==> flow/design.v <==
module cla_adder(input c_in, input [3:0] A, B, output [3:0] Output, output c_out);
wire [3:0] prop,gen,carry;
assign carry[0]=c_in;
assign gen[0]=A[0]&B[0];
assign prop[0]=A[0]|B[0];
assign carry[1]=(carry[0]&prop[0])|gen[0];
assign Output[0]=A[0]^B[0]^carry[0];
assign gen[1]=A[1]&B[1];
assign prop[1]=A[1]|B[1];
assign carry[2]=(carry[1]&prop[1])|gen[1];
assign Output[1]=A[1]^B[1]^carry[1];
assign gen[2]=A[2]&B[2];
assign prop[2]=A[2]|B[2];
assign carry[3]=(carry[2]&prop[2])|gen[2];
assign Output[2]=A[2]^B[2]^carry[2];
assign gen[3]=A[3]&B[3];
assign prop[3]=A[3]|B[3];
assign c_out=(carry[3]&prop[3])|gen[3];
assign Output[3]=A[3]^B[3]^carry[3];
endmodule
module ones_compliment (
    input [7:0] A,  
    output [7:0] Output
   );
assign Output[0]=A[0]^1;
assign Output[1]=A[1]^1;
assign Output[2]=A[2]^1;
assign Output[3]=A[3]^1;
assign Output[4]=A[4]^1;
assign Output[5]=A[5]^1;
assign Output[6]=A[6]^1;
assign Output[7]=A[7]^1;
endmodule
module twos_compliment (
    input [7:0] A,   
    output [7:0] Output  
   );
wire c_out,c_out2;
wire [7:0] temp_value;
ones_compliment COMPLIMENT1(.A(A),.Output(temp_value));
cla_adder ADDER1(.c_in(1'b0), .A(temp_value[3:0]), .B(4'd1), .Output(Output[3:0]), .c_out(c_out));
cla_adder ADDER2(.c_in(1'b0), .A(temp_value[7:4]), .B({3'd0,c_out}), .Output(Output[7:4]), .c_out(c_out2));
endmodule
module ripple_cla( input c_in, input [7:0] A, B, output [7:0] Output, output c_out);
wire temp_c;
wire [7:0] D;
assign D[0]=B[0]^c_in;
assign D[1]=B[1]^c_in;
assign D[2]=B[2]^c_in;
assign D[3]=B[3]^c_in;
assign D[4]=B[4]^c_in;
assign D[5]=B[5]^c_in;
assign D[6]=B[6]^c_in;
assign D[7]=B[7]^c_in;
cla_adder CLA1(.c_in(c_in),.c_out(temp_c),.A(A[3:0]),.B(D[3:0]),.Output(Output[3:0]));
cla_adder CLA2(.c_in(temp_c),.c_out(c_out),.A(A[7:4]),.B(D[7:4]),.Output(Output[7:4]));
endmodule
module ripple_cla16(input c_in, input [15:0] A, B, output [15:0] Output, output c_out);
wire temp1_c,temp2_c,temp3_c;
wire [15:0] D;
assign D[0]=B[0]^c_in;
assign D[1]=B[1]^c_in;
assign D[2]=B[2]^c_in;
assign D[3]=B[3]^c_in;
assign D[4]=B[4]^c_in;
assign D[5]=B[5]^c_in;
assign D[6]=B[6]^c_in;
assign D[7]=B[7]^c_in;
assign D[8]=B[8]^c_in;
assign D[9]=B[9]^c_in;
assign D[10]=B[10]^c_in;
assign D[11]=B[11]^c_in;
assign D[12]=B[12]^c_in;
assign D[13]=B[13]^c_in;
assign D[14]=B[14]^c_in;
assign D[15]=B[15]^c_in;
cla_adder CLA1(.c_in(c_in),.c_out(temp1_c),.A(A[3:0]),.B(D[3:0]),.Output(Output[3:0]));
cla_adder CLA2(.c_in(temp1_c),.c_out(temp2_c),.A(A[7:4]),.B(D[7:4]),.Output(Output[7:4]));
cla_adder CLA3(.c_in(temp2_c),.c_out(temp3_c),.A(A[11:8]),.B(D[11:8]),.Output(Output[11:8]));
cla_adder CLA4(.c_in(temp3_c),.c_out(c_out),.A(A[15:12]),.B(D[15:12]),.Output(Output[15:12]));
endmodule
module booth_multiplier (
	input clk,  
	input en,  
	input [7:0] A,B,
	output [15:0] Output
);
reg [15:0] posA, negA;
reg [7:0] tempB;
wire [7:0] compA;
reg prev;
wire c_out1, c_out2;
wire [15:0] posOutput, negOutput;
reg [15:0] temp_Output;
function [7:0] sign;  
  input [7:0] A;
  input [7:0] B;
  if(A[7]==B[7])
    sign=0;
  else
    sign=1;
endfunction
function [7:0] absolute_value;  
  input [7:0] input_value;
  if(input_value>8'd127)
    absolute_value=9'd256-input_value;
  else
    absolute_value=input_value;
endfunction
assign Output=(sign(A,B)==1)?(17'd65536-temp_Output):temp_Output;
always @(posedge clk)
begin
  if(en==1)
  begin
    if(tempB[0]==1 & prev==0)
      temp_Output<=posOutput;
    else if(tempB[0]==0 & prev==1)
      temp_Output<=negOutput;
    prev<=tempB[0];
    posA<=(posA<<1);  
    negA<=(negA<<1);  
    tempB<=(tempB>>1);  
  end
  else
    begin
      posA<={8'd0,absolute_value(A)};
      negA<={8'b11111111,compA};
      tempB<=absolute_value(B);
      prev<=1'b0;
      temp_Output<=16'd0;
    end
end
twos_compliment COMPLIMENT1(.A(absolute_value(A)), .Output(compA));
ripple_cla16 CLA1(.c_in(1'b0), .A(temp_Output), .B(negA), .Output(posOutput), .c_out(c_out1));
ripple_cla16 CLA2(.c_in(1'b0), .A(temp_Output), .B(posA), .Output(negOutput), .c_out(c_out2));
endmodule
module display_module (
	input clk,  
	input rst,  
  	input [6:0] b1,b2,b3,b4,  
  	output output_o1,output_o2,output_o3,output_o4,
  	output [0:6] output_bcd
);
reg o1,o2,o3,o4;
reg [0:6] bcd;
reg [63:0] display_count; 
reg [63:0] count;  
assign output_o1=o1;
assign output_o2=o2;
assign output_o3=o3;
assign output_o4=o4;
assign output_bcd=bcd;
always @(posedge clk)
begin
	if(rst==1)
		count=0;
	else
		count=display_count+1;
	if(count%256<=60)
	begin
		o1<=1;
		o2<=1;
		o3<=1;
		o4<=0;
		bcd<=b4;
	end
	else if(count%256>60 & count%256<=120)
	begin
		o1<=1;
		o2<=1;
		o3<=0;
		o4<=1;
		bcd<=b3;
	end
	else if(count%256>120 & count%256<=180 )
	begin
		o1<=1;
		o2<=0;
		o3<=1;
		o4<=1;
		bcd<=b2;
	end
	else if(count%256>180 & count%256<=240 )
	begin
		o1<=0;
		o2<=1;
		o3<=1;
		o4<=1;
		bcd<=b1;
	end
	else if(count==240)
	begin
		count=0;
	end
	display_count<=count;
end
endmodule
module alu(input read,write,dig1,dig2,dig3,dig4,rst,clk,rev,exec,sign, output o1,o2,o3,o4, output [0:6] bcd);
localparam RESET=4'd0;
localparam IDLE=4'd1;
localparam ADDRESS=4'd2;
localparam DISPLAY=4'd3;
localparam WRITE=4'd4;
localparam EXECUTE=4'd5;
localparam DEBOUNCER_CONSTANT=32'b0111_1111_1111_1111_1111_1111_1111_1111;
localparam DEBOUNCER_CLOCK=10;
localparam OPERATOR=4'd1;
localparam OPERAND1=4'd2;
localparam OPERAND2=4'd3;
localparam ADD=4'd0;
localparam SUB=4'd1;
localparam MUL=4'd2;
localparam DIV=4'd3;
reg [3:0] state, location_state;  
reg [3:0] location_state_q;
reg [3:0] di1,di2,di3,di4,di5,add1,add2,add4;  
reg [3:0] di1_q,di2_q,di3_q,di4_q,di5_q,add1_q,add2_q,add4_q;
reg [6:0] b1,b2,b3,b4;  
reg [6:0] b1_q,b2_q,b3_q,b4_q;
reg [63:0] main_count; 
reg [63:0] main_count_q;
reg [31:0] debouncer4,debouncer3,debouncer2,debouncer1;  
reg [31:0] debouncer4_q,debouncer3_q,debouncer2_q,debouncer1_q;
reg [7:0] value, address;  
reg [7:0] value_q, address_q;
reg [31:0] temp_register;  
reg [31:0] temp_register_q;
reg mem_we;  
reg [31:0] mem_wdata;  
reg [31:0] memory[0:31];  
reg [7:0] temp_value,temp_display1,temp_display2;  
reg idle,address_read,mul_en;  
reg address_read_q,mul_en_q;
reg sign_1, sign_2; 
reg sign_1_q, sign_2_q;
wire temp_c_sub,temp_c_add;  
wire [7:0] add_output,sub_output;  
wire [15:0] mul_output, div_output;
function [6:0] bcd_number;  
	input reg [3:0] d;
	case (d)
		4'd0:bcd_number=7'b0000001;
		4'd1:bcd_number=7'b1001111;
		4'd2:bcd_number=7'b0010010;
		4'd3:bcd_number=7'b0000110;
		4'd4:bcd_number=7'b1001100;
		4'd5:bcd_number=7'b0100100;
		4'd6:bcd_number=7'b0100000;
		4'd7:bcd_number=7'b0001111;
		4'd8:bcd_number=7'b0000000;
		4'd9:bcd_number=7'b0001100;
		4'd10:bcd_number=7'b0001000;
		4'd11:bcd_number=7'b1100000;
		4'd12:bcd_number=7'b0110001;
		4'd13:bcd_number=7'b1000010;
		4'd14:bcd_number=7'b0110000;
		4'd15:bcd_number=7'b0111000;
		default:bcd_number=7'b1111111;
	endcase
endfunction
function [6:0] bcd_operator;  
	input reg [3:0] d;
	case (d)
		ADD:bcd_operator=7'b0001000;
		SUB:bcd_operator=7'b0100100;
		MUL:bcd_operator=7'b0011000;
		DIV:bcd_operator=7'b1000010;
		default:bcd_operator=7'b1111111;
	endcase
endfunction
function [7:0] absolute_value;  
	input [7:0] input_value;
	if(input_value>8'd127)
		absolute_value=9'd256-input_value;
	else
		absolute_value=input_value;
endfunction
always @(*)
begin
	if (rst==1)
		state=RESET;
	else if(idle==1)
		state=IDLE;
	else if(address_read_q==1 & exec==1)
		state=EXECUTE;
	else if(address_read_q==1 & read==1)
		state=DISPLAY;
	else if (address_read_q==1 & write==1)
		state=WRITE;
	else if (read==1 | write==1 | exec==1)
		state=ADDRESS;
	else
		state=IDLE;
end
always @(posedge clk)
begin
	if(read==1 | write==1 | rst==1 | exec==1)
		idle<=0;
	else
		idle<=1;
end
always @(*)
begin
	mul_en=mul_en_q;address_read=address_read_q;
	location_state=location_state_q;
	address=address_q;value=value_q;
	di1=di1_q;di2=di2_q;di3=di3_q;di4=di4_q;di5=di5_q;add1=add1_q;add2=add2_q;add4=add4_q;
	b1=b1_q;b2=b2_q;b3=b3_q;b4=b4_q;
	main_count=main_count_q;
	debouncer1=debouncer1_q;debouncer2=debouncer2_q;debouncer3=debouncer3_q;debouncer4=debouncer4_q;
	temp_register=temp_register_q;
	sign_1=sign_1_q;sign_2=sign_2_q;
	temp_value=0;temp_display1=0;temp_display2=0;
	mem_we=0;mem_wdata=0;
	case(state)
		RESET:
			begin
				mul_en=0;address_read=0;
				location_state=RESET;
				address=0;value=0;  
				main_count=0;temp_register=0;sign_1=1;sign_2=1;
				debouncer1=0;debouncer2=0;debouncer3=0;debouncer4=0;
				di1=0;di2=0;di3=0;di4=0;di5=0;add1=0;add2=0;add4=0;  
				b4=7'b0110001;	 
				b3=7'b1110001;	 
				b2=7'b0110000;	 
				b1=7'b1101010;	 
			end
		IDLE:
			begin
				mul_en=0;address_read=0;
				location_state=RESET;
				b4=7'b1001111;	 
				b3=7'b1000010;	 
				b2=7'b1110001;	 
				b1=7'b0110000;	 
			end
		ADDRESS:
			begin
				main_count=main_count+1;
				if(main_count==DEBOUNCER_CLOCK)
				begin
					debouncer1=(debouncer1<<1)+dig1;
					debouncer2=(debouncer2<<1)+dig2;
					debouncer4=(debouncer4<<1)+dig4;
					if(debouncer4==DEBOUNCER_CONSTANT)
					begin
						address_read=1;
						address={add2,add1};  
					end
					else
					begin
						if(debouncer1==DEBOUNCER_CONSTANT)
						begin
							if(rev==0) 
								add1=(add1+1)%16;
							else
								add1=(add1-1)%16;
						end
						if(debouncer2==DEBOUNCER_CONSTANT)
						begin
							if(rev==0) 
								add2=(add2+1)%2;
							else
								add2=(add2-1)%2;
						end
					end
					main_count=0;
					b4=7'b0001000;	 
					b3=7'b1000010;	 
					b2=bcd_number(add2);
					b1=bcd_number(add1);
				end
			end
		EXECUTE:
			begin
				temp_register=memory[address_q];
				case(temp_register[3:0])
					ADD:
						begin
							temp_value=absolute_value(add_output);
							if(temp_register[15]==0 & temp_register[23]==0 & add_output[7]==1)
							begin
								b3=7'b1111111; 
								b2=7'b1111111; 
								b1=7'b1100010;  
							end
							else if(temp_register[15]==1 & temp_register[23]==1 & add_output[7]==0)
							begin
								b3=7'b1111111; 
								b2=7'b1111111; 
								b1=7'b1100011;  
							end
							else
							begin
								if(temp_value!=add_output)
									b3=7'b1111110;  
								else
									b3=7'b1111111; 
								b4=7'b1110110;  
								b2=bcd_number(temp_value[7:4]);
								b1=bcd_number(temp_value[3:0]);
							end
						end
					SUB:
						begin
							temp_value=absolute_value(sub_output);
							if(temp_register[15]==0 & temp_register[23]==1 & sub_output[7]==1)
							begin
								b3=7'b1111111; 
								b2=7'b1111111; 
								b1=7'b1100010;  
							end
							else if(temp_register[15]==1 & temp_register[23]==0 & sub_output[7]==0)
							begin
								b3=7'b1111111; 
								b2=7'b1111111; 
								b1=7'b1100011;  
							end
							else
							begin
								if(temp_value!=sub_output)
									b3=7'b1111110;  
								else
									b3=7'b1111111; 
								b4=7'b1110110;  
								b2=bcd_number(temp_value[7:4]);
								b1=bcd_number(temp_value[3:0]);
							end
						end
					MUL:
						begin
							mul_en=1;
							b4=bcd_number(mul_output[15:12]);
							b3=bcd_number(mul_output[11:8]);
							b2=bcd_number(mul_output[7:4]);
							b1=bcd_number(mul_output[3:0]);
						end
					DIV:
						begin
							b2=bcd_number(div_output[7:4]);
							b1=bcd_number(div_output[3:0]);
						end
					default:
						begin
							b4=7'b1110110;  
							b2=7'b1111110;  
							b1=7'b1111110;  
						end
				endcase
			end
		WRITE:
			begin
				main_count=main_count+1;
				if(main_count==DEBOUNCER_CLOCK)
				begin
					debouncer1=(debouncer1<<1)+dig1;
					debouncer2=(debouncer2<<1)+dig2;
					debouncer3=(debouncer3<<1)+dig3;
					debouncer4=(debouncer4<<1)+dig4;
					if(location_state==RESET)
						location_state=OPERATOR;
					if(debouncer4==DEBOUNCER_CONSTANT)
					begin
						location_state=location_state+1;
						if(location_state>=4)
						begin
							if(sign_1==0)
								temp_display1 = 9'd256-{di3,di2};
							else
								temp_display1={di3,di2};
							if(sign_2==0)
								temp_display2 = 9'd256-{di5,di4};
							else
								temp_display2={di5,di4};
							mem_we=1;
							mem_wdata={8'd0,temp_display2,temp_display1,4'd0,di1};
							address_read=0;
							location_state=RESET;
						end
					end
					else
					begin
						if (location_state==OPERATOR)
						begin
							if(debouncer1==DEBOUNCER_CONSTANT)
							begin
								if(rev==0) 
									di1=(di1+1)%4;
								else
									di1=(di1-1)%4;
							end
						end
						else if(location_state==OPERAND1)
						begin
							sign_1=sign;
							if(debouncer1==DEBOUNCER_CONSTANT)
							begin
								if(rev==0) 
									di2=(di2+1)%16;
								else
									di2=(di2-1)%16;
							end
							if(debouncer2==DEBOUNCER_CONSTANT)
							begin
								sign_1=sign;
								if(rev==0) 
									di3=(di3+1)%8;
								else
									di3=(di3-1)%8;
							end
						end
						else if(location_state==OPERAND2)
						begin
							if(debouncer1==DEBOUNCER_CONSTANT)
							begin
								sign_2=sign;
								if(rev==0) 
									di4=(di4+1)%16;
								else
									di4=(di4-1)%16;
							end
							if(debouncer2==DEBOUNCER_CONSTANT)
							begin
								sign_2=sign;
								if(rev==0) 
									di5=(di5+1)%8;
								else
									di5=(di5-1)%8;
							end
						end
					end
					main_count=0;
					if(location_state==OPERATOR)
					begin
						b4=7'b1100010;  
						b3=7'b0011000;  
						b2=7'b1111111; 
						b1=bcd_operator(di1);
					end
					else if (location_state==OPERAND1)
					begin
						b4=7'b1001111;  
						if(sign)
							b3=7'b1111111;  
						else
							b3=7'b1111110;  
						b2=bcd_number(di3);
						b1=bcd_number(di2);
					end
					else if (location_state==OPERAND2)
					begin
						b4=7'b0010010;  
						if(sign)
							b3=7'b1111111;  
						else
							b3=7'b1111110;  
						b2=bcd_number(di5);
						b1=bcd_number(di4);
					end
					else
					begin
						b4=7'b1111110;  
						b3=7'b1111110;  
						b2=7'b1111110;  
						b1=7'b1111110;  
					end
				end
			end
		DISPLAY:
			begin
				main_count=main_count+1;
				if(main_count==DEBOUNCER_CLOCK)
				begin
					debouncer1=(debouncer1<<1)+dig1;
					debouncer2=(debouncer2<<1)+dig2;
					debouncer3=(debouncer3<<1)+dig3;
					debouncer4=(debouncer4<<1)+dig4;
					if(debouncer4==DEBOUNCER_CONSTANT)
					begin
						address_read=0;
						location_state=RESET;
					end
					else
					begin
						if(debouncer1==DEBOUNCER_CONSTANT)
							location_state=OPERATOR;
						if(debouncer2==DEBOUNCER_CONSTANT)
							location_state=OPERAND1;
						if(debouncer3==DEBOUNCER_CONSTANT)
							location_state=OPERAND2;
					end
					main_count=0;
					temp_register=memory[address_q];
					if(location_state==OPERATOR)
					begin
						b4=7'b1100010;  
						b3=7'b0011000;  
						b2=7'b1111111; 
						b1=bcd_operator(temp_register[3:0]);
					end
					else if (location_state==OPERAND1)
					begin
						temp_value=absolute_value(temp_register[15:8]);
						b4=7'b1001111;  
						if(temp_value!=temp_register[15:8])
							b3=7'b1111110;  
						else
							b3=7'b1111111; 
						b2=bcd_number(temp_value[7:4]);
						b1=bcd_number(temp_value[3:0]);
					end
					else if (location_state==OPERAND2)
					begin
						temp_value=absolute_value(temp_register[23:16]);
						b4=7'b0010010;  
						if(temp_value!=temp_register[23:16])
							b3=7'b1111110;  
						else
							b3=7'b1111111; 
						b2=bcd_number(temp_value[7:4]);
						b1=bcd_number(temp_value[3:0]);
					end
					else
					begin
						b4=7'b1000010;	 
						b3=7'b1001111;	 
						b2=7'b0100100;	 
						b1=7'b0011000;	 
					end
				end
			end
	endcase
end
always @(posedge clk)
begin
	mul_en_q<=mul_en;address_read_q<=address_read;
	location_state_q<=location_state;
	address_q<=address;value_q<=value;
	di1_q<=di1;di2_q<=di2;di3_q<=di3;di4_q<=di4;di5_q<=di5;add1_q<=add1;add2_q<=add2;add4_q<=add4;
	b1_q<=b1;b2_q<=b2;b3_q<=b3;b4_q<=b4;
	main_count_q<=main_count;
	debouncer1_q<=debouncer1;debouncer2_q<=debouncer2;debouncer3_q<=debouncer3;debouncer4_q<=debouncer4;
	temp_register_q<=temp_register;
	sign_1_q<=sign_1;sign_2_q<=sign_2;
	if(mem_we)
		memory[address_q]<=mem_wdata;
end
assign div_output=16'd0;
ripple_cla RIPPLE_CLA1(.c_in(1'b0), .c_out(temp_c_add), .A(temp_register_q[15:8]), .B(temp_register_q[23:16]), .Output(add_output));
ripple_cla RIPPLE_CLA2(.c_in(1'b1), .c_out(temp_c_sub), .A(temp_register_q[15:8]), .B(temp_register_q[23:16]), .Output(sub_output));
booth_multiplier BOOTH(.clk(clk), .A(temp_register_q[15:8]), .B(temp_register_q[23:16]), .en(mul_en_q), .Output(mul_output));
display_module DISPLAY1(.clk(clk), .rst(rst), .b1(b1_q), .b2(b2_q), .b3(b3_q), .b4(b4_q), .output_bcd(bcd), .output_o1(o1), .output_o2(o2), .output_o3(o3), .output_o4(o4));
endmodule
* Tool chain data of alu
Tool output for the design above before and after an edit, in the order of the flow.
"unedited" refers to lines of the RTL above, "edited" to lines of the edited file.
"change" is "edited" less "unedited", of the values as shown; "rel. change" is that difference over "unedited", in percent.
Operators: Yosys type, input widths -> output width; for muxes data width and select width s.
A cell with - has no value.
- Top module :: alu
- Clock :: clk
- Cell library :: sky130hd
- Library corner :: tt_025C_1v80

* Diff
Unified diff, file above to edited file.
The edited RTL no longer does the same as the RTL above: the edit was made by script, with no optimisation intended.
#+begin_src diff
@@ -77,5 +77,8 @@
 cla_adder CLA1(.c_in(c_in),.c_out(temp1_c),.A(A[3:0]),.B(D[3:0]),.Output(Output[3:0]));
 cla_adder CLA2(.c_in(temp1_c),.c_out(temp2_c),.A(A[7:4]),.B(D[7:4]),.Output(Output[7:4]));
-cla_adder CLA3(.c_in(temp2_c),.c_out(temp3_c),.A(A[11:8]),.B(D[11:8]),.Output(Output[11:8]));
+wire temp3_c_m, temp3_c_s;
+cla_adder CLA3(.c_in(temp2_c),.c_out(temp3_c_m),.A(A[11:8]),.B(D[11:8]),.Output(Output[11:8]));
+cla_adder CLA3_b (.c_in(~temp2_c), .c_out(temp3_c_s), .A(A[11:8]), .B(D[11:8]));
+assign temp3_c = temp3_c_m ^ temp3_c_s;
 cla_adder CLA4(.c_in(temp3_c),.c_out(c_out),.A(A[15:12]),.B(D[15:12]),.Output(Output[15:12]));
 endmodule
#+end_src

* Word-level counts
Source: Yosys, flattened and elaborated, memories not mapped. Widths are those after wreduce. Print and check cells do not count.
Memory sizes are those after Yosys's memory passes, which may raise the word count (mostly to a power of two), join words into wider ones and drop unused or constant bits.
** Cells by class
- $lt $le $gt $ge :: unedited 14, edited 14, change 0, rel. change 0.00%
- equality and inequality tests :: unedited 54, edited 54, change 0, rel. change 0.00%
- $add $sub $neg :: unedited 30, edited 30, change 0, rel. change 0.00%
- mux-type cells :: unedited 243, edited 243, change 0, rel. change 0.00%
- bitwise gates (word level) :: unedited 312, edited 332, change +20, rel. change +6.41%
- reduce/logical cells :: unedited 36, edited 36, change 0, rel. change 0.00%
** Operators with widths
- $and 1x1->1 :: unedited 105, edited 113, change +8, rel. change +7.62%
- $or 1x1->1 :: unedited 86, edited 94, change +8, rel. change +9.30%
- $xor 1x1->1 :: unedited 98, edited 100, change +2, rel. change +2.04%
- $not 1->1 :: unedited 23, edited 25, change +2, rel. change +8.70%
- $mux 4 :: unedited 64, edited 64, change 0, rel. change 0.00%
- $mux 7 :: unedited 51, edited 51, change 0, rel. change 0.00%
- $mux 1 :: unedited 41, edited 41, change 0, rel. change 0.00%
- $mux 8 :: unedited 23, edited 23, change 0, rel. change 0.00%
- $ne 2x2->1 const B :: unedited 14, edited 14, change 0, rel. change 0.00%
- $eq 4x2->1 const B :: unedited 12, edited 12, change 0, rel. change 0.00%
- $sub 1x8->8 const A :: unedited 8, edited 8, change 0, rel. change 0.00%
- $gt 8x7->1 const B :: unedited 7, edited 7, change 0, rel. change 0.00%
- $mux 3 :: unedited 7, edited 7, change 0, rel. change 0.00%
- $mux 64 :: unedited 7, edited 7, change 0, rel. change 0.00%
- $pmux 4 s2 :: unedited 7, edited 7, change 0, rel. change 0.00%
- $eq 4x1->1 const B :: unedited 6, edited 6, change 0, rel. change 0.00%
- $reduce_and 2->1 :: unedited 6, edited 6, change 0, rel. change 0.00%
- $mux 24 :: unedited 5, edited 5, change 0, rel. change 0.00%
- $ne 3x3->1 const B :: unedited 5, edited 5, change 0, rel. change 0.00%
- $pmux 7 s4 :: unedited 5, edited 5, change 0, rel. change 0.00%
- $reduce_bool 2->1 :: unedited 5, edited 5, change 0, rel. change 0.00%
- $add 32x1->32 :: unedited 4, edited 4, change 0, rel. change 0.00%
- $add 4x1->4 const B :: unedited 4, edited 4, change 0, rel. change 0.00%
- $eq 32x31->1 const B :: unedited 4, edited 4, change 0, rel. change 0.00%
- $logic_not 4->1 :: unedited 4, edited 4, change 0, rel. change 0.00%
- $mux 31 :: unedited 4, edited 4, change 0, rel. change 0.00%
- $mux 5 :: unedited 4, edited 4, change 0, rel. change 0.00%
- $ne 8x8->1 :: unedited 4, edited 4, change 0, rel. change 0.00%
Not every row of either side is listed.
** Storage and ports
- memories kept :: unedited 21, edited 21, change 0, rel. change 0.00%
- elaborated cells :: unedited 749, edited 769, change +20, rel. change +2.67%
- ROM bits :: unedited 2240, edited 2240, change 0, rel. change 0.00%
- output and inout port bits :: unedited 11, edited 11, change 0, rel. change 0.00%
- word width x clocked read ports :: unedited 32, edited 32, change 0, rel. change 0.00%
- memory bits (writable) :: unedited 1024, edited 1024, change 0, rel. change 0.00%
- register bits after elaboration :: unedited 413, edited 413, change 0, rel. change 0.00%
** Memories
- shape (words x width / read and write ports) :: unedited memory 32 x 32 bit 1R1W; 16 x 7 bit 1R0W; 16 x 7 bit 1R0W; 16 x 7 bit 1R0W; 16 x 7 bit 1R0W; 16 x 7 bit 1R0W; (+15), edited memory 32 x 32 bit 1R1W; 16 x 7 bit 1R0W; 16 x 7 bit 1R0W; 16 x 7 bit 1R0W; 16 x 7 bit 1R0W; 16 x 7 bit 1R0W; (+15)
The mark (+n) counts cells that are not listed.

* Logic depth
Yosys ltp: most cells in a row. Word level: on the elaborated netlist, between registers, memories and ports. Mapped: between sequential cells and ports; inverters and the memories' decode and read muxes count.
** Depth
- depth in word-level cells :: unedited 32, edited 34, change +2, rel. change +6.25%
- ABC_AREA :: unedited 0, edited 0
- depth in mapped cells :: unedited 25, edited 24, change -1, rel. change -4.00%

* Synthesis result
Yosys stat after the flow's synthesis: flattened, memories mapped to cells. It holds for the ABC_AREA given above (unset counts as 0); a run with the other value may have another netlist.
** Cell types
- sky130_fd_sc_hd__nor2_1 :: unedited 268, edited 320, change +52, rel. change +19.40%
- sky130_fd_sc_hd__mux2i_1 :: unedited 106, edited 155, change +49, rel. change +46.23%
- sky130_fd_sc_hd__a22oi_1 :: unedited 16, edited 50, change +34, rel. change +212.50%
- sky130_fd_sc_hd__mux4_2 :: unedited 155, edited 131, change -24, rel. change -15.48%
- sky130_fd_sc_hd__ha_1 :: unedited 124, edited 147, change +23, rel. change +18.55%
- sky130_fd_sc_hd__nor2b_1 :: unedited 54, edited 31, change -23, rel. change -42.59%
- sky130_fd_sc_hd__and2_1 :: unedited 149, edited 170, change +21, rel. change +14.09%
- sky130_fd_sc_hd__a31oi_1 :: unedited 50, edited 33, change -17, rel. change -34.00%
- sky130_fd_sc_hd__inv_1 :: unedited 120, edited 136, change +16, rel. change +13.33%
- sky130_fd_sc_hd__and3_1 :: unedited 55, edited 39, change -16, rel. change -29.09%
- sky130_fd_sc_hd__a21oi_1 :: unedited 109, edited 124, change +15, rel. change +13.76%
- sky130_fd_sc_hd__buf_2 :: unedited 39, edited 25, change -14, rel. change -35.90%
- sky130_fd_sc_hd__and4_1 :: unedited 28, edited 16, change -12, rel. change -42.86%
- sky130_fd_sc_hd__clkbuf_1 :: unedited 137, edited 147, change +10, rel. change +7.30%
- sky130_fd_sc_hd__nand3_1 :: unedited 100, edited 90, change -10, rel. change -10.00%
- sky130_fd_sc_hd__nor3_1 :: unedited 78, edited 88, change +10, rel. change +12.82%
- sky130_fd_sc_hd__o21ai_0 :: unedited 153, edited 144, change -9, rel. change -5.88%
- sky130_fd_sc_hd__a211oi_1 :: unedited 18, edited 27, change +9, rel. change +50.00%
Not every row of either side is listed.
** Mapped netlist
- flip-flop cells :: unedited 994, edited 994, change 0, rel. change 0.00%
- sequential part of the area (mm2) :: unedited 0.0291079, edited 0.0291079, change 0.0000000, rel. change 0.00%
- standard cells after synthesis :: unedited 3756, edited 3825, change +69, rel. change +1.84%
- cell area after synthesis (mm2) :: unedited 0.0496614, edited 0.0497978, change +0.0001364, rel. change +0.27%
By module: a second synthesis without flattening, with its own total; a netlist apart from the flattened one above.
** Unflattened totals
- cell total of the unflattened synthesis :: unedited 3993, edited 4013, change +20, rel. change +0.50%
- area total of the unflattened synthesis (mm2) :: unedited 0.05078, edited 0.0510064, change +0.0002264, rel. change +0.45%
Each row is one instance without its submodules.
** Modules, unedited
- alu :: seq. area 0.0275364 mm2, cells 3339, area 0.0449143 mm2, times used 1
- booth_multiplier :: seq. area 0.0011411 mm2, cells 269, area 0.0025762 mm2, times used 1
- cla_adder :: seq. area 0 mm2, cells 14, area 0.0001176 mm2, times used 14
- display_module :: seq. area 0.0004504 mm2, cells 125, area 0.0010998 mm2, times used 1
- ripple_cla16 :: seq. area 0 mm2, cells 18, area 0.0001714 mm2, times used 2
- ripple_cla :: seq. area 0 mm2, cells 9, area 0.0000813 mm2, times used 2
- ones_compliment :: seq. area 0 mm2, cells 8, area 0.00003 mm2, times used 1
- twos_compliment :: seq. area 0 mm2, cells 2, area 0.0000075 mm2, times used 1
** Modules, edited
- alu :: seq. area 0.0275364 mm2, cells 3339, area 0.0449143 mm2, times used 1
- booth_multiplier :: seq. area 0.0011411 mm2, cells 269, area 0.0025762 mm2, times used 1
- cla_adder :: seq. area 0 mm2, cells 14, area 0.0001176 mm2, times used 16
- display_module :: seq. area 0.0004504 mm2, cells 113, area 0.001066 mm2, times used 1
- ripple_cla16 :: seq. area 0 mm2, cells 20, area 0.0001839 mm2, times used 2
- ripple_cla :: seq. area 0 mm2, cells 9, area 0.0000813 mm2, times used 2
- ones_compliment :: seq. area 0 mm2, cells 8, area 0.00003 mm2, times used 1
- twos_compliment :: seq. area 0 mm2, cells 2, area 0.0000075 mm2, times used 1

* Timing after synthesis
Path of least setup slack by OpenSTA after synthesis, without wires, with an ideal clock, recovery checks aside; 20% of the period is set as input and as output delay. Where synthesis merged equal registers, the netlist keeps one of their names.
** Timing path after synthesis
- path type :: unedited register to register, edited input to register
- from :: unedited reg BOOTH.temp_Output[0], edited in exec
- to :: unedited reg BOOTH.temp_Output[15], edited reg debouncer1_q[0]
- launch time at the first pin (ps) :: unedited 0, edited 2000, change +2000
- stages :: unedited 21, edited 8, change -13, rel. change -61.90%
- slack (ps) :: unedited 2464, edited -786, change -3250
- delay of the path (ps) :: unedited 7536, edited 8786, change +1250, rel. change +16.59%
- setup time (ps) :: unedited 115, edited 673, change +558
- arrival (ps) :: unedited 7421, edited 10113, change +2692, rel. change +36.28%
- period (ps) :: unedited 10000, edited 10000, change 0, rel. change 0.00%
- synthesis period reached (ps) :: unedited 7536, edited 10786, change +3250, rel. change +43.13%
"delay of the path" = arrival - input delay + setup time.
"stages": output pins that drive a net of the path, with the launching flip-flop's if there is one; two outputs of one cell count as two.
"synthesis period reached" = period - worst setup slack (recovery checks aside). The figure is calculated, with input and output delays left at 20% of the set period.
The rows between start and end are the longest chain of elaborated cells between them; the timing report does not say that the signal goes this way. Where chains are equally long, one stands for them.
A line is the first line of the expression or statement that the cell stems from. Yosys adds cells for indexed reads and writes and turns some case tables into memories.
At most two assigning lines are given for a register; there are more.
Between the ends, after synthesis, unedited:
- Path through :: sky130_fd_sc_hd__dfxtp_1 sky130_fd_sc_hd__ha_1 sky130_fd_sc_hd__maj3_1 sky130_fd_sc_hd__fa_1 sky130_fd_sc_hd__fa_1 sky130_fd_sc_hd__fa_1 sky130_fd_sc_hd__fa_1 sky130_fd_sc_hd__fa_1 sky130_fd_sc_hd__fa_1 sky130_fd_sc_hd__fa_1 sky130_fd_sc_hd__fa_1 sky130_fd_sc_hd__fa_1 sky130_fd_sc_hd__fa_1 sky130_fd_sc_hd__fa_1 sky130_fd_sc_hd__fa_1 sky130_fd_sc_hd__fa_1 sky130_fd_sc_hd__xor2_1 sky130_fd_sc_hd__nor2_1 sky130_fd_sc_hd__a211oi_1 sky130_fd_sc_hd__xor2_1 sky130_fd_sc_hd__and2_1
- Length of the longest elaborated chain :: 32
** Ends and longest elaborated chain, after synthesis, unedited
- from (decl) :: line 94 : reg [15:0] temp_Output;
- from (assign) :: line 116 : temp_Output<=posOutput;
- from (assign) :: line 118 : temp_Output<=negOutput;
- $and 1x1->1 :: line 4 : assign gen[0]=A[0]&B[0];
- $and 1x1->1 :: line 10 : assign carry[2]=(carry[1]&prop[1])|gen[1];
- $or 1x1->1 :: line 10
- $and 1x1->1 :: line 14 : assign carry[3]=(carry[2]&prop[2])|gen[2];
- $or 1x1->1 :: line 14
- $and 1x1->1 :: line 18 : assign c_out=(carry[3]&prop[3])|gen[3];
- $or 1x1->1 :: line 18
- [18 not listed]
- $and 1x1->1 :: line 10
- $or 1x1->1 :: line 10
- $and 1x1->1 :: line 14
- $or 1x1->1 :: line 14
- $xor 1x1->1 :: line 19 : assign Output[3]=A[3]^B[3]^carry[3];
- $mux 16 :: line 117 : else if(tempB[0]==0 & prev==1)
- $mux 16 :: line 115 : if(tempB[0]==1 & prev==0)
- to (assign) :: line 116
- to (assign) :: line 118
- to (decl) :: line 94
edited: The path ends at the enable pin of a flip-flop; only ways to that pin are counted.
Between the ends, after synthesis, edited:
- Path through :: sky130_fd_sc_hd__clkbuf_1 sky130_fd_sc_hd__nor3_1 sky130_fd_sc_hd__nor3_1 sky130_fd_sc_hd__nand2_1 sky130_fd_sc_hd__inv_1 sky130_fd_sc_hd__clkbuf_1 sky130_fd_sc_hd__nor2_1 sky130_fd_sc_hd__o21ai_0
- Length of the longest elaborated chain :: 11
** Ends and longest elaborated chain, after synthesis, edited
- from (decl) :: line 201 : module alu(input read,write,dig1,dig2,dig3,dig4,rst,clk,rev,exec,sign, output o1,o2,o3,o4, output [0:6] bcd);
- $or 1x1->1 :: line 293 : else if (read==1 | write==1 | exec==1)
- $mux 2 :: line 293
- $mux 3 :: line 291 : else if (address_read_q==1 & write==1)
- $mux 3 :: line 289 : else if(address_read_q==1 & read==1)
- $mux 3 :: line 287 : else if(address_read_q==1 & exec==1)
- $mux 3 :: line 285 : else if(idle==1)
- $mux 3 :: line 283 : if (rst==1)
- $eq 4x2->1 :: line 318 : case(state)
- $reduce_or 3->1
- $ne 2x1->1
- $reduce_and 2->1
- to (assign) :: line 646 : debouncer1_q<=debouncer1;debouncer2_q<=debouncer2;debouncer3_q<=debouncer3;debouncer4_q<=debouncer4;

* Path in the finished layout
From the final timing report of the runs of pair 1: the path of least setup slack in the routed layout; clock arrival at registers is part of the times.
The report prints the path's times to 10 ps; the period is as set.
** Timing path post-layout
- path type :: unedited register to register, edited register to register
- from :: unedited reg BOOTH.temp_Output[0], edited reg BOOTH.temp_Output[0]
- to :: unedited reg BOOTH.temp_Output[15], edited reg BOOTH.temp_Output[15]
- setup time (ps) :: unedited 100, edited 100, change 0
- arrival (ps) :: unedited 8290, edited 8320, change +30, rel. change +0.36%
- slack (ps) :: unedited 320, edited 310, change -10
- period (ps) :: unedited 8040, edited 8040, change 0, rel. change 0.00%
- stages :: unedited 20, edited 24, change +4, rel. change +20.00%
- launch time at the first pin (ps) :: unedited 670, edited 670, change 0, rel. change 0.00%
The rows between start and end are the longest chain of elaborated cells between them; the timing report does not say that the signal goes this way. Where chains are equally long, one stands for them.
At most two assigning lines are given for a register; there are more.
Between the ends, post-layout, unedited:
- Path through :: sky130_fd_sc_hd__dfxtp_1 sky130_fd_sc_hd__ha_1 sky130_fd_sc_hd__maj3_1 sky130_fd_sc_hd__fa_1 sky130_fd_sc_hd__fa_1 sky130_fd_sc_hd__fa_1 sky130_fd_sc_hd__fa_1 sky130_fd_sc_hd__fa_1 sky130_fd_sc_hd__fa_1 sky130_fd_sc_hd__fa_1 sky130_fd_sc_hd__fa_1 sky130_fd_sc_hd__fa_1 sky130_fd_sc_hd__fa_1 sky130_fd_sc_hd__fa_1 sky130_fd_sc_hd__fa_1 sky130_fd_sc_hd__fa_1 sky130_fd_sc_hd__xnor2_1 sky130_fd_sc_hd__a211oi_2 sky130_fd_sc_hd__xor2_1 sky130_fd_sc_hd__and2_1
- Length of the longest elaborated chain :: 32
** Ends and longest elaborated chain, post-layout, unedited
- from (decl) :: line 94 : reg [15:0] temp_Output;
- from (assign) :: line 116 : temp_Output<=posOutput;
- from (assign) :: line 118 : temp_Output<=negOutput;
- $and 1x1->1 :: line 4 : assign gen[0]=A[0]&B[0];
- $and 1x1->1 :: line 10 : assign carry[2]=(carry[1]&prop[1])|gen[1];
- $or 1x1->1 :: line 10
- $and 1x1->1 :: line 14 : assign carry[3]=(carry[2]&prop[2])|gen[2];
- $or 1x1->1 :: line 14
- $and 1x1->1 :: line 18 : assign c_out=(carry[3]&prop[3])|gen[3];
- $or 1x1->1 :: line 18
- [18 not listed]
- $and 1x1->1 :: line 10
- $or 1x1->1 :: line 10
- $and 1x1->1 :: line 14
- $or 1x1->1 :: line 14
- $xor 1x1->1 :: line 19 : assign Output[3]=A[3]^B[3]^carry[3];
- $mux 16 :: line 117 : else if(tempB[0]==0 & prev==1)
- $mux 16 :: line 115 : if(tempB[0]==1 & prev==0)
- to (assign) :: line 116
- to (assign) :: line 118
- to (decl) :: line 94
Between the ends, post-layout, edited:
- Path through :: sky130_fd_sc_hd__dfxtp_1 sky130_fd_sc_hd__ha_1 sky130_fd_sc_hd__maj3_1 sky130_fd_sc_hd__fa_1 sky130_fd_sc_hd__fa_1 sky130_fd_sc_hd__fa_1 sky130_fd_sc_hd__fa_1 sky130_fd_sc_hd__fa_1 sky130_fd_sc_hd__fa_1 sky130_fd_sc_hd__inv_2 sky130_fd_sc_hd__fa_1 sky130_fd_sc_hd__inv_1 sky130_fd_sc_hd__fa_1 sky130_fd_sc_hd__fa_1 sky130_fd_sc_hd__fa_1 sky130_fd_sc_hd__xnor2_1 sky130_fd_sc_hd__fa_1 sky130_fd_sc_hd__fa_1 sky130_fd_sc_hd__fa_1 sky130_fd_sc_hd__xor2_1 sky130_fd_sc_hd__nor2_1 sky130_fd_sc_hd__a211oi_2 sky130_fd_sc_hd__xor2_1 sky130_fd_sc_hd__and2_1
- Length of the longest elaborated chain :: 34
** Ends and longest elaborated chain, post-layout, edited
- from (decl) :: line 97 : reg [15:0] temp_Output;
- from (assign) :: line 119 : temp_Output<=posOutput;
- from (assign) :: line 121 : temp_Output<=negOutput;
- $and 1x1->1 :: line 4 : assign gen[0]=A[0]&B[0];
- $and 1x1->1 :: line 10 : assign carry[2]=(carry[1]&prop[1])|gen[1];
- $or 1x1->1 :: line 10
- $and 1x1->1 :: line 14 : assign carry[3]=(carry[2]&prop[2])|gen[2];
- $or 1x1->1 :: line 14
- $and 1x1->1 :: line 18 : assign c_out=(carry[3]&prop[3])|gen[3];
- $or 1x1->1 :: line 18
- [20 not listed]
- $and 1x1->1 :: line 10
- $or 1x1->1 :: line 10
- $and 1x1->1 :: line 14
- $or 1x1->1 :: line 14
- $xor 1x1->1 :: line 19 : assign Output[3]=A[3]^B[3]^carry[3];
- $mux 16 :: line 120 : else if(tempB[0]==0 & prev==1)
- $mux 16 :: line 118 : if(tempB[0]==1 & prev==0)
- to (assign) :: line 119
- to (assign) :: line 121
- to (decl) :: line 97

* Measured runs
Both versions went through the flow (Yosys, OpenROAD) with the same settings in each pair. Constraints: input delay and output delay 20% of the set period each, output load 0.01 pF.
Flow settings, pair 1:
- CORE_UTILIZATION :: 45
- period_ns :: 8.04
- CAP_MARGIN :: 20
- CORE_MARGIN :: 2
- SLEW_MARGIN :: 20
** Final reports, pair 1
- die outline area (mm2) :: unedited 0.11303, edited 0.11334, change +0.00031, rel. change +0.27%
- chip area in the Yosys report (mm2) :: unedited 0.0496614, edited 0.0497978, change +0.0001364, rel. change +0.27%
- worst hold slack in the final report (ps) :: unedited 434, edited 430, change -4
- lowest setup slack (ps) :: unedited 322, edited 314, change -8
- reached clock period (ps) :: unedited 7718, edited 7726, change +8, rel. change +0.10%
- standard-cell area of the final layout (mm2) :: unedited 0.055477, edited 0.0556546, change +0.0001776, rel. change +0.32%
- final setup TNS (ps) :: unedited 0, edited 0, change 0
Flow settings, pair 2:
- CORE_MARGIN :: 5
- CORE_UTILIZATION :: 32
- GPL_ROUTABILITY_DRIVEN :: 0
- MIN_ROUTING_LAYER :: met2
- PLACE_DENSITY_LB_ADDON :: 0.11
- SLEW_MARGIN :: 30
- period_ns :: 11.3
- CAP_MARGIN :: 20
** Final reports, pair 2
- die outline area (mm2) :: unedited 0.163172, edited 0.163608, change +0.000436, rel. change +0.27%
- chip area in the Yosys report (mm2) :: unedited 0.0496614, edited 0.0497978, change +0.0001364, rel. change +0.27%
- worst hold slack in the final report (ps) :: unedited 426, edited 430, change +4
- lowest setup slack (ps) :: unedited 3287, edited 3350, change +63
- reached clock period (ps) :: unedited 8013, edited 7950, change -63, rel. change -0.79%
- standard-cell area of the final layout (mm2) :: unedited 0.0560738, edited 0.0566681, change +0.0005943, rel. change +1.06%
- final setup TNS (ps) :: unedited 0, edited 0, change 0
By "reached clock period" is meant the clock period of the run minus its worst setup slack. This is arithmetic on one report: input and output delays are still those of the set period (20% each).
